==> flow/design.v <==
`timescale 1ns / 1ps
module compl_mul(
   input logic clk_i, 
   input logic srst_i,
   input logic signed [17:0]data_a_i_i,   
   input logic signed [17:0]data_a_q_i,   
   input logic signed [17:0]data_b_i_i,   
   input logic signed [17:0]data_b_q_i,   
   output  logic signed  [36:0]data_i_o,    
   output  logic signed [36:0]data_q_o     
   );
   logic signed [35:0] prod_ii, prod_iq, prod_qi, prod_qq;
   assign prod_ii = data_a_i_i * data_b_i_i;
   assign prod_qq = data_a_q_i * data_b_q_i;
   assign prod_iq = data_a_i_i * data_b_q_i;
   assign prod_qi = data_a_q_i * data_b_i_i;
   always_ff@(posedge clk_i) begin
       if(srst_i)begin
           data_i_o<=0;
           data_q_o<=0;
       end
       else begin
           data_i_o<=prod_ii-prod_qq;
           data_q_o<=prod_iq+prod_qi;
       end
   end
endmodule
======== Tool chain data of compl_mul ========
Tool output for the design above, in the order of the flow.
Lines are those of the file above, counted from 1.
Operators: Yosys type, input widths -> output width; for muxes data width and select width s.
Library cell names are shortened.
The mark n/a stands for no value.
set-up
  top module .............................. compl_mul
  clock port .............................. clk_i
  cell library ............................ sky130hd
  corner .................................. tt_025C_1v80

======== After elaboration ========
Yosys after proc, flatten, opt, wreduce and memory -nomap, before mapping. Enables and synchronous resets that opt folds into registers are not counted as muxes. Memory bits, and registers merged into a memory's read port (data or address), are not among the register bits. Print and check cells are not counted. Equal cells are merged and count once.
bit counts
  word-level cells ........................ 8
  output and inout port bits .............. 74
  input port bits ......................... 74
  register bits ........................... 74
operators by class
  add/sub/neg operators ................... 2
  multipliers ............................. 4
operators by type and width
  operator        count
  $mul 18x18->36  4
  $add 36x36->37  1
  $sub 36x36->37  1

======== Depth ========
Depth = most cells in a row (Yosys ltp): at word level without a register or memory, in the mapped netlist without a sequential cell, where the memories' decode and read muxes count.
logic depth
  depth in word-level cells ............... 2
  ABC_AREA ................................ 1
  depth in mapped cells ................... 32

======== Netlist ========
Yosys stat after the flow's synthesis: flattened, memories mapped to cells. It holds for the ABC_AREA given above (unset counts as 0); a run with the other value may have another netlist.
cells by type
  cell      count  total area (µm²)
  fa_1      1470   2.94E+04
  inv_1     2184   8.2E+03
  nand2_1   1531   5.75E+03
  ha_1      323    4.04E+03
  dfxtp_1   74     1.48E+03
  clkbuf_1  287    1.08E+03
  nor2_1    199    746.966
  a21oi_1   110    550.528
  nand3_1   61     305.293
  o21ai_0   46     230.221
  o21a_1    20     150.144
  xnor2_1   14     122.618
  xor2_1    13     113.859
  a21o_1    13     97.594
  a31oi_1   14     87.584
  nand2_2   12     75.072
  o21ai_1   14     70.067
  or2_2     11     68.816
Not listed: further types 29, cells in them 84.
mapped netlist
  mapped flip-flops ....................... 74
  area of sequential cells ................ 1481.4 µm²
  buffers ................................. 295
  cell count .............................. 6480
  cell area after synthesis ............... 53259.8 µm²

======== Worst setup path after synthesis ========
Source: OpenSTA report_checks on the synthesized netlist (no wires, ideal clock, input and output delay 20% of the period each), path of least setup slack; recovery checks are left aside. Register names are those of the netlist, which keeps one name where synthesis merged equal registers.
path post-synthesis
  path kind ............................... input -> register
  start ................................... in data_a_i_i[17]
  end ..................................... reg data_q_o[36]
  path slack .............................. 6.274 ns
  period .................................. 16.0 ns
  stages .................................. 26
  path buffers ............................ 2
  input delay ............................. 3.200 ns
  data arrival time ....................... 9.611 ns
  path delay .............................. 6.526 ns
  period reached after synthesis .......... 9.726 ns
"path delay" = arrival - input delay + setup time.
"stages": output pins that drive a net of the path, with the launching flip-flop's if there is one; two outputs of one cell count as two.
"period reached after synthesis" = period - worst setup slack (recovery checks aside). The figure is calculated, with input and output delays left at 20% of the set period.
The rows between start and end are the longest chain of elaborated cells between them; the timing report does not say that the signal goes this way. Where chains are equally long, one stands for them.
A line is the first line of the expression or statement that the cell stems from. Yosys adds cells for indexed reads and writes and turns some case tables into memories.
between the ends, post-synthesis
  cells stage by stage .................... clkbuf_1 clkbuf_1 nand2_1 inv_1 fa_1 fa_1 fa_1 inv_1 fa_1 fa_1 inv_1 fa_1 inv_1 fa_1 inv_1 fa_1 ha_1 inv_1 nor3_1 nand2_1 nor2_1 nand3_1 nand3_1 nand3_1 nand2_1 nor2_1
  cells in the longest elaborated chain ... 2
  elaborated cells between the ends (all ways) .. 2
  those cells by class .................... 1 x add/sub; 1 x mul
ends and longest elaborated chain, post-synthesis
  what            line  RTL
  from (decl)     5     input logic signed [17:0]data_a_i_i,
  $mul 18x18->36  15    assign prod_iq = data_a_i_i * data_b_q_i;
  $add 36x36->37  24    data_q_o<=prod_iq+prod_qi;
  to (assign)     20    data_q_o<=0;
  to (assign)     24
  to (decl)       10    output  logic signed [36:0]data_q_o

======== Worst path after layout ========
From the final timing report of stored run 1: the path of least setup slack in the routed layout; clock arrival at registers is part of the times.
path after layout
  path kind ............................... input -> register
  start ................................... in data_b_q_i[0]
  end ..................................... reg data_q_o[36]
  path buffers ............................ 2
  period .................................. 11.9 ns
  path slack .............................. 1.32 ns
  data arrival time ....................... 10.84 ns
  input delay ............................. 2.38 ns
  stages .................................. 26
The rows between start and end are the longest chain of elaborated cells between them; the timing report does not say that the signal goes this way. Where chains are equally long, one stands for them.
between the ends, after layout
  cells stage by stage .................... clkdlybuf4s50_1 buf_4 nand2_1 inv_1 fa_1 fa_1 fa_1 inv_1 fa_1 fa_1 inv_1 fa_1 inv_1 fa_1 inv_1 fa_1 ha_1 inv_1 nor3_1 nand2_1 nor2_1 nand3_1 nand3_1 nand3_1 nand2_1 nor2_1
  cells in the longest elaborated chain ... 2
  elaborated cells between the ends (all ways) .. 2
  those cells by class .................... 1 x add/sub; 1 x mul
ends and longest elaborated chain, after layout
  what            line  RTL
  from (decl)     8     input logic signed [17:0]data_b_q_i,
  $mul 18x18->36  15    assign prod_iq = data_a_i_i * data_b_q_i;
  $add 36x36->37  24    data_q_o<=prod_iq+prod_qi;
  to (assign)     20    data_q_o<=0;
  to (assign)     24
  to (decl)       10    output  logic signed [36:0]data_q_o

Hand-over note for compl_mul

Top module compl_mul; platform sky130hd; tools Yosys and OpenROAD; 3 stored runs in no particular order. Input and output delays are each 20% of the period that was set; the output load is 0.01 pF.
"achieved clock period (ns)" means the clock period less the worst setup slack. The figure is calculated, with input and output delays left at 20% of the set period.
By "worst setup path time (ns)" is meant the share of the clock period that the worst setup path is allowed (20% is reserved at inputs, 20% at outputs), minus its slack. Clock arrival times at its registers enter into it.

Flow files of stored run 1
==> flow/run.sh <==
#!/bin/bash
# the make line also repeats the synthesis and layout settings of config.mk as NAME=value (left out here)
make -C /OpenROAD-flow-scripts/flow DESIGN_CONFIG=/design/flow/config.mk WORK_HOME=/design/flow/orfs CLKGATE_MAP_FILE= finish
==> flow/config.mk <==
export PLATFORM = sky130hd
export DESIGN_NAME = compl_mul
export DESIGN_NICKNAME = compl_mul
export VERILOG_FILES = /design/flow/design.v
export SDC_FILE = /design/flow/constraint.sdc
export NUM_CORES = 4
export LEC_CHECK = 0
export ABC_AREA = 1
export CAP_MARGIN = 10
export CORE_ASPECT_RATIO = 0.98
export CORE_MARGIN = 2
export CORE_UTILIZATION = 45
export MAX_ROUTING_LAYER = met4
export SLEW_MARGIN = 20
export TNS_END_PERCENT = 90
==> flow/constraint.sdc <==
create_clock -name core_clock -period 11.9 [get_ports {clk_i}]
set_input_delay 2.3800 -clock core_clock [delete_from_list [all_inputs] [get_ports {clk_i}]]
set_output_delay 2.3800 -clock core_clock [all_outputs]
set_load 0.01 [all_outputs]

report of stored run 1
yosys chip area after synthesis (um^2): 53259.8
finish__design__die__area: 121123.0
finish__design__instance__area__stdcell: 56277.7
finish__design__instance__utilization: 0.4811
finish__timing__setup__ws: 1.324
finish__timing__setup__tns: 0.000
finish__timing__hold__ws: 2.870
achieved clock period (ns): 10.576
worst setup path time (ns): 8.20
worst setup path kind: input -> register

Flow files of stored run 2
==> flow/run.sh <==
#!/bin/bash
# the make line also repeats the synthesis and layout settings of config.mk as NAME=value (left out here)
make -C /OpenROAD-flow-scripts/flow DESIGN_CONFIG=/design/flow/config.mk WORK_HOME=/design/flow/orfs CLKGATE_MAP_FILE= finish
==> flow/config.mk <==
export PLATFORM = sky130hd
export DESIGN_NAME = compl_mul
export DESIGN_NICKNAME = compl_mul
export VERILOG_FILES = /design/flow/design.v
export SDC_FILE = /design/flow/constraint.sdc
export NUM_CORES = 4
export LEC_CHECK = 0
export CAP_MARGIN = 20
export CELL_PAD_IN_SITES_DETAIL_PLACEMENT = 1
export CELL_PAD_IN_SITES_GLOBAL_PLACEMENT = 3
export CORE_ASPECT_RATIO = 0.87
export CORE_MARGIN = 10
export CORE_UTILIZATION = 65
export CTS_CLUSTER_DIAMETER = 69
export GPL_ROUTABILITY_DRIVEN = 1
export GPL_TIMING_DRIVEN = 1
export MIN_ROUTING_LAYER = met2
export PLACE_DENSITY = 0.81
export SETUP_SLACK_MARGIN = -0.91
export SLEW_MARGIN = 20
==> flow/constraint.sdc <==
create_clock -name core_clock -period 12.4 [get_ports {clk_i}]
set_input_delay 2.4800 -clock core_clock [delete_from_list [all_inputs] [get_ports {clk_i}]]
set_output_delay 2.4800 -clock core_clock [all_outputs]
set_load 0.01 [all_outputs]

report of stored run 2: did not finish, place, GPL-0301

Flow files of stored run 3
==> flow/run.sh <==
#!/bin/bash
# the make line also repeats the synthesis and layout settings of config.mk as NAME=value (left out here)
make -C /OpenROAD-flow-scripts/flow DESIGN_CONFIG=/design/flow/config.mk WORK_HOME=/design/flow/orfs CLKGATE_MAP_FILE= finish
==> flow/config.mk <==
export PLATFORM = sky130hd
export DESIGN_NAME = compl_mul
export DESIGN_NICKNAME = compl_mul
export VERILOG_FILES = /design/flow/design.v
export SDC_FILE = /design/flow/constraint.sdc
export NUM_CORES = 4
export LEC_CHECK = 0
export CAP_MARGIN = 20
export CELL_PAD_IN_SITES_DETAIL_PLACEMENT = 0
export CELL_PAD_IN_SITES_GLOBAL_PLACEMENT = 0
export CORE_MARGIN = 10
export CORE_UTILIZATION = 49
export CTS_CLUSTER_DIAMETER = 66
export GPL_ROUTABILITY_DRIVEN = 0
export GPL_TIMING_DRIVEN = 0
export PLACE_DENSITY_LB_ADDON = 0.29
export SLEW_MARGIN = 20
==> flow/constraint.sdc <==
create_clock -name core_clock -period 12.4 [get_ports {clk_i}]
set_input_delay 2.4800 -clock core_clock [delete_from_list [all_inputs] [get_ports {clk_i}]]
set_output_delay 2.4800 -clock core_clock [all_outputs]
set_load 0.01 [all_outputs]

report of stored run 3
yosys chip area after synthesis (um^2): 50933.8
finish__design__die__area: 117241.0
finish__design__instance__area__stdcell: 54130.7
finish__design__instance__utilization: 0.5238
finish__timing__setup__ws: 0.774
finish__timing__setup__tns: 0.000
finish__timing__hold__ws: 2.703
achieved clock period (ns): 11.626
worst setup path time (ns): 9.15
worst setup path kind: input -> register

End of note.
